==> flow/design.v <==
`timescale 1ns / 1ps
module AProject2(led,lednext,switch,switchnext,btn, clk, rst, a, b, c, d, e, f, g, an
    );
input [3:0] btn; 
input [4:0] switch;
input [2:0] switchnext;
input clk; 
input rst;                                   
output a, b, c, d, e, f, g;  
output [3:0] an; 
output [4:0] led;
output [2:0] lednext;
reg a, b, c, d, e, f, g;  
reg [3:0] an;
reg slow_clock;
integer i;
integer count;
integer led_count;
integer guess;
integer guess_count;
integer guess_count2;
integer guess_count3;
reg countPL1;
reg countPL2;
reg countPL2values;
reg tempcount;
reg equaltemp;
reg freeze;
reg switchnextcount;
reg [4:0] led;
reg [2:0] lednext;
reg [4:0] dig;
reg [5:0] button0;
reg [5:0] button1;
reg [5:0] button2;
reg [5:0] button3;
reg [5:0] player1_0;
reg [5:0] player1_1;
reg [5:0] player1_2;
reg [5:0] player1_3;
reg [5:0] player2_0;
reg [5:0] player2_1;
reg [5:0] player2_2;
reg [5:0] player2_3;
reg [19:0] player1_full;
reg [19:0] player2_full;
wire slow_tick = (count > 900) && (slow_clock == 1'b0);
always @(posedge clk) 
begin
	if (rst)
	begin
		count<=0;
		slow_clock<=0;
	end
	else if (count > 900)
	begin
		count<=1;
		slow_clock<=~slow_clock;
	end
	else
		count<=count+1;
end
always @(posedge clk) 
if (rst)
begin
	a=0; b=0; c=0; d=0; e=0; f=0; g=0;
	an=0; led=0; lednext=0; dig=0;
	led_count=0;
	guess=0; guess_count=0; guess_count2=0; guess_count3=0;
	countPL1=0; countPL2=0; countPL2values=0;
	tempcount=0; equaltemp=0; freeze=0; switchnextcount=0;
	button0=0; button1=0; button2=0; button3=0;
	player1_0=0; player1_1=0; player1_2=0; player1_3=0;
	player2_0=0; player2_1=0; player2_2=0; player2_3=0;
	player1_full=0; player2_full=0;
end
else if (slow_tick)
begin
	if(freeze==0)
	begin
		led=switch;
		lednext=switchnext;
	end
	if (switch[4] == 0)                                 
	begin
		an=4'b 1111;
		button0=5'b00000;							
		button1=5'b10001;							
		button2=5'b00001;							
		button3=5'b00100;	
		countPL1=0;
		countPL2=0;
		countPL2values=0;
		tempcount=0;
		equaltemp=0;
		freeze=0;
		guess=0;
		guess_count=0;
		guess_count2=0;
		guess_count3=0;			
		player1_0=0;
		player1_1=0;
		player1_2=0;
		player1_3=0;
		player2_0=0;
		player2_1=0;
		player2_2=0;
		player2_3=0;
		player1_full=0;
		player2_full=0;			
	end
   else
		if(freeze==1)
		begin
			if (led_count > 5000) 
			begin 
				led_count=0;
				led=~led; 
				lednext=~lednext;
			end 
			led_count = led_count+1; 
		end
		if(switchnext[2]==1)								 
		begin
			if(switchnextcount==0)
			begin
				button0=player2_0;
				button1=player2_1;
				button2=player2_2;
				button3=player2_3;
				switchnextcount=1;
			end	
		end
		else
		begin
		switchnextcount=0;
		end
	 	if(switchnext[1]==0)									 
		begin
			if(countPL1==0)
			begin
				button0=5'b00000;
				button1=5'b10001;
				button2=5'b00001;
				button3=5'b00100;	
				countPL1=1;
				countPL2=0;
			end
		end
      begin 
			case (an)
				4'b 1110: an=4'b 1101;	
				4'b 1101: an=4'b 1011;  
				4'b 1011: an=4'b 0111;
				4'b 0111: an=4'b 1110;
				4'b 1111:an=4'b 0111;				
				default: an=1111; 
			endcase
			case (an)
				4'b 0111:  
				begin
					if(btn == 4'b0001)
					begin
						if(freeze==0)
						begin
							button0=switch;
							dig=button0;  
						end			
					end
					else
					begin
						dig=button0;
					end
				end
				4'b 1011: 
				begin
					if(btn == 4'b0010)
					begin
						if(freeze==0)
						begin								
							button1=switch;
							dig=button1;
						end
					end
					else
					begin
						dig=button1;
					end
				end	 
				4'b 1101: 
				begin
					if(btn == 4'b0100)
					begin
						if(freeze==0)
						begin								
							button2=switch;
							dig=button2;
						end
					end
					else
					begin
						dig=button2;
					end
				end
				4'b1110:  
				begin
					if(btn == 4'b1000)
					begin
						if(freeze==0)
						begin
							button3=switch;
							dig=button3;
						end
					end
					else
					begin
						dig=button3;
					end	
				end
			endcase
			if(switchnext[1]==1)														 
			begin
				if(countPL2==0)
				begin
					player1_0=button0;						     					 
					player1_1=button1;
					player1_2=button2;
					player1_3=button3;
					player1_full[4:0]=player1_0;
					player1_full[9:5]=player1_1;
					player1_full[14:10]=player1_2;
					player1_full[19:15]=player1_3;
					button0=5'b00000;
					button1=5'b10010;
					button2=5'b00001;
					button3=5'b00100;	
					countPL1=0;
					countPL2=1;
				end
				if(switchnext[0]==1)													 
				begin
					if(countPL2values==0)
					begin					
						player2_0=button0;						     					 
						player2_1=button1;
						player2_2=button2;
						player2_3=button3;
						player2_full[4:0]=player2_0;
						player2_full[9:5]=player2_1;
						player2_full[14:10]=player2_2;
						player2_full[19:15]=player2_3;								
						countPL2values=1;
					end
				end
				if(switchnext[0]==0)													 
				begin
					if(countPL2values==1)
					begin
						if(player2_full < player1_full)     					 
						begin
							button0=5'b 00000;
							button1=5'b 00011;
							button2=5'b 00001;
							button3=5'b 10010;
							guess=guess+1;
							countPL2values=0;
						end
						if(player2_full > player1_full)      					 
						begin
							button0=5'b 00000;
							button1=5'b 00101;
							button2=5'b 00010;
							button3=5'b 10010;
							guess=guess+1;
							countPL2values=0;
						end
						if(player2_full == player1_full)
						begin
							if(equaltemp==0)
							begin
								guess=guess+1;
								equaltemp=1;
							end
							if(guess>=1000 && guess<10000)
							begin
								guess=guess-1000;
								guess_count3=guess_count3+1;
							end												
							if(guess>=100 && guess<1000)
							begin
								guess=guess-100;
								guess_count2=guess_count2+1;
							end
							if(guess>=10 && guess<100)
							begin
								guess=guess-10;
								guess_count=guess_count+1;													
							end
							if(guess<10)
							begin
								if(tempcount==0)
								begin
									guess=guess+16;
									guess_count=guess_count+16;
									guess_count2=guess_count2+16;
									guess_count3=guess_count3+16;														
									tempcount=1;
								end
								button0=guess;
								button1=guess_count;
								button2=guess_count2;
								button3=guess_count3;
								led=0;
								lednext=0;
								countPL2values=0;
								freeze=1;
							end
						end											
					end
				end
			end
		end
		case (dig) 
		  5'b11111:  begin   
							a=0; b=1; c=1; d=1; e=0; f=0; g=0;  
						 end
		  5'b11110:  begin    
							a=0; b=1; c=1; d=0; e=0; f=0; g=0;  
						 end
		  5'b11101:  begin   
							a=1; b=0; c=0; d=0; e=0; f=1; g=0;  
						 end
		  5'b11100:  begin    
							a=0; b=1; c=1; d=0; e=0; f=0; g=1;  
						 end
		  5'b11011:  begin    
							a=1; b=1; c=0; d=0; e=0; f=0; g=0;  
						 end
		  5'b11010:  begin    
							a=0; b=0; c=0; d=1; e=0; f=0; g=0;  
						 end
		  5'b11001:  begin    
							a=0; b=0; c=0; d=1; e=1; f=0; g=0;  
						 end
		  5'b11000:  begin    
							a=0; b=0; c=0; d=0; e=0; f=0; g=0;  
						 end
		  5'b10111:  begin   
							a=0; b=0; c=0; d=1; e=1; f=1; g=1;  
						 end
		  5'b10110:  begin    
							a=0; b=1; c=0; d=0; e=0; f=0; g=0;  
						 end	
		  5'b10101:  begin    
							a=0; b=1; c=0; d=0; e=1; f=0; g=0;  
						 end
		  5'b10100:  begin    
							a=1; b=0; c=0; d=1; e=1; f=0; g=0;  
						 end
		  5'b10011:  begin    
							a=0; b=0; c=0; d=0; e=1; f=1; g=0;  
						 end 
		  5'b10010:  begin     
							a=0; b=0; c=1; d=0; e=0; f=1; g=0;    
						 end 
		  5'b10001:  begin     
							a=1; b=0; c=0; d=1; e=1; f=1; g=1;  
						 end 
		  5'b10000:  begin    
							a=0; b=0; c=0; d=0; e=0; f=0; g=1;  
						 end 
		  5'b00001:  begin    
							a=1; b=1; c=1; d=0; e=0; f=0; g=1;     
						 end
		  5'b00010:  begin    
							a=1; b=0; c=0; d=1; e=0; f=0; g=0;     
						 end	
		  5'b00011:  begin    
							a=1; b=1; c=0; d=0; e=0; f=1; g=0;     
						 end			 
		  5'b00100:  begin    
							a=0; b=0; c=1; d=1; e=0; f=0; g=0;     
						 end
		  5'b00101:  begin    
							a=1; b=1; c=1; d=1; e=0; f=1; g=1;     
						 end
		  5'b00110:  begin    
							a=1; b=0; c=0; d=0; e=0; f=0; g=1;     
						 end
		  5'b00111:  begin    
							a=0; b=1; c=0; d=0; e=1; f=0; g=1;     
						 end
		  5'b01000:  begin    
							a=1; b=0; c=0; d=0; e=1; f=0; g=0;     
						 end					 
		  5'b00000:  begin    
							a=1; b=1; c=1; d=1; e=1; f=1; g=1;      
						 end 	
		  default:  begin    
							a=1; b=1; c=1; d=1; e=1; f=1; g=1;  
						end 
		endcase 
	end
endmodule
* Step by step through the tools: AProject2
What the tools print for AProject2, step after step. Line numbers count from 1 in the design file above. Operators: Yosys type, input widths -> output width; for muxes data width and select width s. A cell with -- has no value.
Set-up: top AProject2, clock port clk, cell library sky130hd, timing corner tt_025C_1v80

* Word-level counts
Yosys after proc, flatten, opt, wreduce and memory -nomap, before mapping. Print and check cells are not counted. Equal cells are merged and count once. Memory sizes are those after Yosys's memory passes, which may raise the word count (mostly to a power of two), join words into wider ones and drop unused or constant bits.
Operators by class: reduce/logical cells 6, $add $sub $neg 15, bitwise gates (word level) 3, $lt $le $gt $ge 11, mux-type cells 313, eq/ne operators 12
Operators by type and width (number):
- $mux 32 | 102
- $mux 6 | 96
- $add 32x2->32 const B | 8
- $mux 5 | 38
- $mux 20 | 8
- $add 32x6->32 const B | 4
- $mux 1 | 51
- $mux 3 | 11
- $sub 32x11->32 const B | 1
- $ge 32x11->1 const B | 1
- $gt 32x11->1 const B | 1
- $lt 32x11->1 const B | 1
- $gt 32x14->1 const B | 1
- $lt 32x15->1 const B | 1
- $sub 32x5->32 const B | 1
- $ge 32x5->1 const B | 1
- $lt 32x5->1 const B | 1
- $sub 32x8->32 const B | 1
- $ge 32x8->1 const B | 1
- $lt 32x8->1 const B | 1
- $eq 4x4->1 const B | 6
- $gt 20x20->1 | 1
- $lt 20x20->1 | 1
- $eq 20x20->1 | 1
- $pmux 5 s4 | 1
- $mux 4 | 5
- $eq 4x3->1 const B | 3
- $pmux 4 s3 | 1
Not listed: further kinds 8, cells in them 11.
Bit counts: bits in registers 305, bits in read-only memories 224, memories 1, word width x clocked read ports 7, input port bits 14, elaborated cells 390, output and inout port bits 19
Memory list:
- (no name shown) | words 32, bits a word 7, rd ports 1, wr ports 0, RTL line 323 | case (dig)

* Depth
Longest topological path by Yosys (ltp), each cell counted once; first at word level (registers and memories cut), then after technology mapping (sequential cells cut; the memories' decode and read muxes count).
Logic depth: depth in word-level cells 74, ABC_AREA 1, depth in mapped cells 91, gate-level depth less buffers 84

* After synthesis
Yosys stat after the flow's synthesis: flattened, memories mapped to cells. It holds for the ABC_AREA given above (unset counts as 0); a run with the other value may have another netlist. The area totals of this step are shown rounded.
Mapped netlist: mapped flip-flops 223, sequential area 4500 um2, synthesis area 22000 um2, buffer cells 160, mapped cells 3879
Cells by type:
- sky130_fd_sc_hd__dfxtp_1 | number 223, area in all 4.46E+03 um2
- sky130_fd_sc_hd__nand2_1 | number 1099, area in all 4.13E+03 um2
- sky130_fd_sc_hd__inv_1 | number 445, area in all 1.67E+03 um2
- sky130_fd_sc_hd__nor2_1 | number 398, area in all 1.49E+03 um2
- sky130_fd_sc_hd__nand3_1 | number 274, area in all 1.37E+03 um2
- sky130_fd_sc_hd__a21oi_1 | number 269, area in all 1.35E+03 um2
- sky130_fd_sc_hd__o21ai_0 | number 262, area in all 1.31E+03 um2
- sky130_fd_sc_hd__nand4_1 | number 113, area in all 706.928 um2
- sky130_fd_sc_hd__ha_1 | number 40, area in all 500.48 um2
- sky130_fd_sc_hd__nand2_2 | number 71, area in all 444.176 um2
- sky130_fd_sc_hd__clkbuf_1 | number 97, area in all 364.099 um2
- sky130_fd_sc_hd__nor3_1 | number 67, area in all 335.322 um2
- sky130_fd_sc_hd__o211ai_1 | number 42, area in all 315.302 um2
- sky130_fd_sc_hd__nor2_4 | number 25, area in all 281.52 um2
- sky130_fd_sc_hd__xor2_1 | number 30, area in all 262.752 um2
- sky130_fd_sc_hd__a31oi_1 | number 41, area in all 256.496 um2
- sky130_fd_sc_hd__nor2_2 | number 40, area in all 250.24 um2
- sky130_fd_sc_hd__nor4_1 | number 32, area in all 200.192 um2
Other cell types: 48; their cells: 311.

* Timing after synthesis
Source: OpenSTA report_checks on the synthesized netlist (no wires, ideal clock, input and output delay 20% of the period each), path of least setup slack; recovery checks are left aside. Register names are those of the netlist, which keeps one name where synthesis merged equal registers.
Timing after synthesis: path kind in2reg, from in switch[4], to reg button1[1], external input delay 5.000 ns, arrival 14.437 ns, launch time at the first pin 5.000 ns, library setup time 0.119 ns, data required time 24.881 ns, slack 10.444 ns, path buffers 15, period 25.0 ns, stages on the path 78, path delay 9.556 ns, period reached after synthesis 14.556 ns
"path delay" is the arrival time less input delay plus setup time. "stages on the path" counts driving pins, that of a launching flip-flop among them; a cell with two outputs on the path counts twice. "period reached after synthesis" is the clock period less the worst setup slack; recovery checks do not enter. This is arithmetic on one report: input and output delays are still those of the set period (20% each). Between the ends stands the longest chain of elaborated cells between them, by number of cells; it is not shown to be the way that was timed. Of several equally long chains one is given. Each line given opens the expression or statement behind the cell; cells for indexed reads and writes are added by Yosys, which also makes memories of some case tables. At most two assigning lines are given for a register; there are more.
Between the ends, after synthesis: path through sky130_fd_sc_hd__buf_6 -> sky130_fd_sc_hd__buf_6 -> sky130_fd_sc_hd__buf_6 -> sky130_fd_sc_hd__buf_2 -> sky130_fd_sc_hd__buf_1 -> sky130_fd_sc_hd__clkbuf_1 -> sky130_fd_sc_hd__buf_1 -> sky130_fd_sc_hd__clkbuf_1 -> sky130_fd_sc_hd__clkbuf_1 -> sky130_fd_sc_hd__buf_1 -> sky130_fd_sc_hd__nand2_1 -> sky130_fd_sc_hd__a21boi_0 -> sky130_fd_sc_hd__ha_1 -> sky130_fd_sc_hd__nand2_2 -> sky130_fd_sc_hd__inv_1 -> sky130_fd_sc_hd__nand2_1 -> sky130_fd_sc_hd__nand2_1 -> sky130_fd_sc_hd__a21oi_4 -> (+42 left out) -> sky130_fd_sc_hd__nand4_4 -> sky130_fd_sc_hd__buf_6 -> sky130_fd_sc_hd__nand2_1 -> sky130_fd_sc_hd__nand2_1 -> sky130_fd_sc_hd__inv_1 -> sky130_fd_sc_hd__ha_1 -> sky130_fd_sc_hd__nand3_1 -> sky130_fd_sc_hd__nand2_1 -> sky130_fd_sc_hd__nor2_2 -> sky130_fd_sc_hd__nand2_2 -> sky130_fd_sc_hd__nand2_2 -> sky130_fd_sc_hd__buf_8 -> sky130_fd_sc_hd__buf_6 -> sky130_fd_sc_hd__nand3_1 -> sky130_fd_sc_hd__nand3_1 -> sky130_fd_sc_hd__nand3_1 -> sky130_fd_sc_hd__nand2_1 -> sky130_fd_sc_hd__a21oi_1, cells in the longest elaborated chain 74, elaborated cells on any way between the ends 201, source lines of those cells 40, classes of those cells 8 x add/sub; 9 x compare; 8 x eq/ne; 173 x mux; 3 x reduce/logical
Ends and longest elaborated chain, after synthesis:
- start: declaration | RTL line 5 | input [4:0] switch;
- $mux 6 | RTL line 84 | if (switch[4] == 0)
- $mux 6 | RTL line 125 | if(switchnextcount==0)
- $mux 6 | RTL line 123 | if(switchnext[2]==1)
- $mux 6 | RTL line 77 | else if (slow_tick)
- $mux 6 | RTL line 64 | if (rst)
- $mux 6 | RTL line 140 | if(countPL1==0)
- $mux 6 | RTL line 138 | if(switchnext[1]==0)
- (+60 left out)
- $add 32x6->32 | RTL line 304 | guess_count=guess_count+16;
- $mux 32 | RTL line 301 | if(tempcount==0)
- $mux 6 | RTL line 299 | if(guess<10)
- $mux 6 | RTL line 277 | if(player2_full == player1_full)
- $mux 6 | RTL line 257 | if(countPL2values==1)
- $mux 6 | RTL line 255 | if(switchnext[0]==0)
- $mux 6 | RTL line 221 | if(switchnext[1]==1)
- end: assignment | RTL line 181 | button1=switch;
- end: assignment | RTL line 310 | button1=guess_count;
- end: declaration | RTL line 34 | reg [5:0] button1;

* Path in the finished layout
Path of least setup slack in the final report of entry A (OpenROAD, finished layout, wires in). Where an end is a register, its clock arrival counts in the times.
Timing after layout: path kind in2reg, from in switch[4], to reg guess[26], period 17.3 ns, arrival 16.20 ns, external input delay 3.46 ns, stages on the path 80, data required time 17.85 ns, launch time at the first pin 3.46 ns, library setup time 0.07 ns, path buffers 2, slack 1.65 ns
Between the ends stands the longest chain of elaborated cells between them, by number of cells; it is not shown to be the way that was timed. Of several equally long chains one is given. At most two assigning lines are given for a register; there are more.
Between the ends, after layout: path through sky130_fd_sc_hd__buf_6 -> sky130_fd_sc_hd__inv_1 -> sky130_fd_sc_hd__nor2_1 -> sky130_fd_sc_hd__nand3_1 -> sky130_fd_sc_hd__inv_1 -> sky130_fd_sc_hd__nor3_1 -> sky130_fd_sc_hd__buf_4 -> sky130_fd_sc_hd__inv_1 -> sky130_fd_sc_hd__nor2_1 -> sky130_fd_sc_hd__inv_1 -> sky130_fd_sc_hd__nor2_1 -> sky130_fd_sc_hd__inv_1 -> sky130_fd_sc_hd__o21ai_0 -> sky130_fd_sc_hd__nor2_1 -> sky130_fd_sc_hd__nand2_1 -> sky130_fd_sc_hd__nand2_1 -> sky130_fd_sc_hd__ha_1 -> sky130_fd_sc_hd__nand2_1 -> (+44 left out) -> sky130_fd_sc_hd__nor2_4 -> sky130_fd_sc_hd__inv_2 -> sky130_fd_sc_hd__nor2_2 -> sky130_fd_sc_hd__nand4_1 -> sky130_fd_sc_hd__nand2_1 -> sky130_fd_sc_hd__ha_1 -> sky130_fd_sc_hd__inv_1 -> sky130_fd_sc_hd__nor3_1 -> sky130_fd_sc_hd__nand3_1 -> sky130_fd_sc_hd__nand2_1 -> sky130_fd_sc_hd__nand2_1 -> sky130_fd_sc_hd__nand2_1 -> sky130_fd_sc_hd__nand2_1 -> sky130_fd_sc_hd__o21ai_1 -> sky130_fd_sc_hd__nand2_1 -> sky130_fd_sc_hd__nand2_1 -> sky130_fd_sc_hd__nand2_1 -> sky130_fd_sc_hd__a21oi_1, cells in the longest elaborated chain 74, elaborated cells on any way between the ends 188, source lines of those cells 39, classes of those cells 7 x add/sub; 9 x compare; 8 x eq/ne; 161 x mux; 3 x reduce/logical
Ends and longest elaborated chain, after layout:
- start: declaration | RTL line 5 | input [4:0] switch;
- $mux 6 | RTL line 84 | if (switch[4] == 0)
- $mux 6 | RTL line 125 | if(switchnextcount==0)
- $mux 6 | RTL line 123 | if(switchnext[2]==1)
- $mux 6 | RTL line 77 | else if (slow_tick)
- $mux 6 | RTL line 64 | if (rst)
- $mux 6 | RTL line 140 | if(countPL1==0)
- $mux 6 | RTL line 138 | if(switchnext[1]==0)
- (+60 left out)
- $add 32x6->32 | RTL line 303 | guess=guess+16;
- $mux 32 | RTL line 301 | if(tempcount==0)
- $mux 32 | RTL line 299 | if(guess<10)
- $mux 32 | RTL line 277 | if(player2_full == player1_full)
- $mux 32 | RTL line 257 | if(countPL2values==1)
- $mux 32 | RTL line 255 | if(switchnext[0]==0)
- $mux 32 | RTL line 221 | if(switchnext[1]==1)
- end: assignment | RTL line 265 | guess=guess+1;
- end: assignment | RTL line 274 | guess=guess+1;
- end: declaration | RTL line 19 | integer guess;

==> runs of AProject2 <==
Stored flow runs of AProject2 (2 of them; Yosys, OpenROAD, sky130hd). They differ in their settings and are not a sequence. Constraints: input delay and output delay 20% of the set period each, output load 0.01 pF.
By "time of the worst setup path" is meant the share of the clock period that the worst setup path is allowed (20% is reserved at inputs, 20% at outputs), minus its slack. Clock arrival times at its registers enter into it.
"overall power" is the tool's figure for a default switching activity; nothing was simulated.
The measured numbers are rounded.

[entry A] flow files
==> flow/run.sh <==
#!/bin/bash
# the make line also repeats the synthesis and layout settings of config.mk as NAME=value (left out here)
make -C /OpenROAD-flow-scripts/flow DESIGN_CONFIG=/design/flow/config.mk WORK_HOME=/design/flow/orfs CLKGATE_MAP_FILE= finish
==> flow/config.mk <==
export PLATFORM = sky130hd
export DESIGN_NAME = AProject2
export DESIGN_NICKNAME = AProject2
export VERILOG_FILES = /design/flow/design.v
export SDC_FILE = /design/flow/constraint.sdc
export NUM_CORES = 4
export LEC_CHECK = 0
export ABC_AREA = 1
export CAP_MARGIN = 35
export CELL_PAD_IN_SITES_DETAIL_PLACEMENT = 1
export CELL_PAD_IN_SITES_GLOBAL_PLACEMENT = 3
export CORE_ASPECT_RATIO = 1.51
export CORE_MARGIN = 9
export CORE_UTILIZATION = 27
export GPL_ROUTABILITY_DRIVEN = 0
export PLACE_DENSITY_LB_ADDON = 0.15
export SLEW_MARGIN = 20
export TNS_END_PERCENT = 95
==> flow/constraint.sdc <==
create_clock -name core_clock -period 17.3 [get_ports {clk}]
set_input_delay 3.4600 -clock core_clock [delete_from_list [all_inputs] [get_ports {clk}]]
set_output_delay 3.4600 -clock core_clock [all_outputs]
set_load 0.01 [all_outputs]

[entry A] result: chip area after synthesis (Yosys) 22000 um2; die size 92000 um2; standard-cell area of the final layout 24000 um2; utilization 30 %; worst setup slack after layout 1.6 ns; smallest hold slack 0.47 ns; overall power 0.0017 W; time of the worst setup path 12.19 ns; class of the worst setup path in2reg

[entry B] flow files
==> flow/run.sh <==
#!/bin/bash
# the make line also repeats the synthesis and layout settings of config.mk as NAME=value (left out here)
make -C /OpenROAD-flow-scripts/flow DESIGN_CONFIG=/design/flow/config.mk WORK_HOME=/design/flow/orfs CLKGATE_MAP_FILE= finish
==> flow/config.mk <==
export PLATFORM = sky130hd
export DESIGN_NAME = AProject2
export DESIGN_NICKNAME = AProject2
export VERILOG_FILES = /design/flow/design.v
export SDC_FILE = /design/flow/constraint.sdc
export NUM_CORES = 4
export LEC_CHECK = 0
export CAP_MARGIN = 20
export CORE_MARGIN = 2
export CORE_UTILIZATION = 40
export SLEW_MARGIN = 20
==> flow/constraint.sdc <==
create_clock -name core_clock -period 25.0 [get_ports {clk}]
set_input_delay 5.0000 -clock core_clock [delete_from_list [all_inputs] [get_ports {clk}]]
set_output_delay 5.0000 -clock core_clock [all_outputs]
set_load 0.01 [all_outputs]

[entry B] result: chip area after synthesis (Yosys) 18000 um2; die size 48000 um2; standard-cell area of the final layout 20000 um2; utilization 44 %; worst setup slack after layout 3.9 ns; smallest hold slack 0.45 ns; overall power 0.00081 W; time of the worst setup path 16.09 ns; class of the worst setup path in2reg
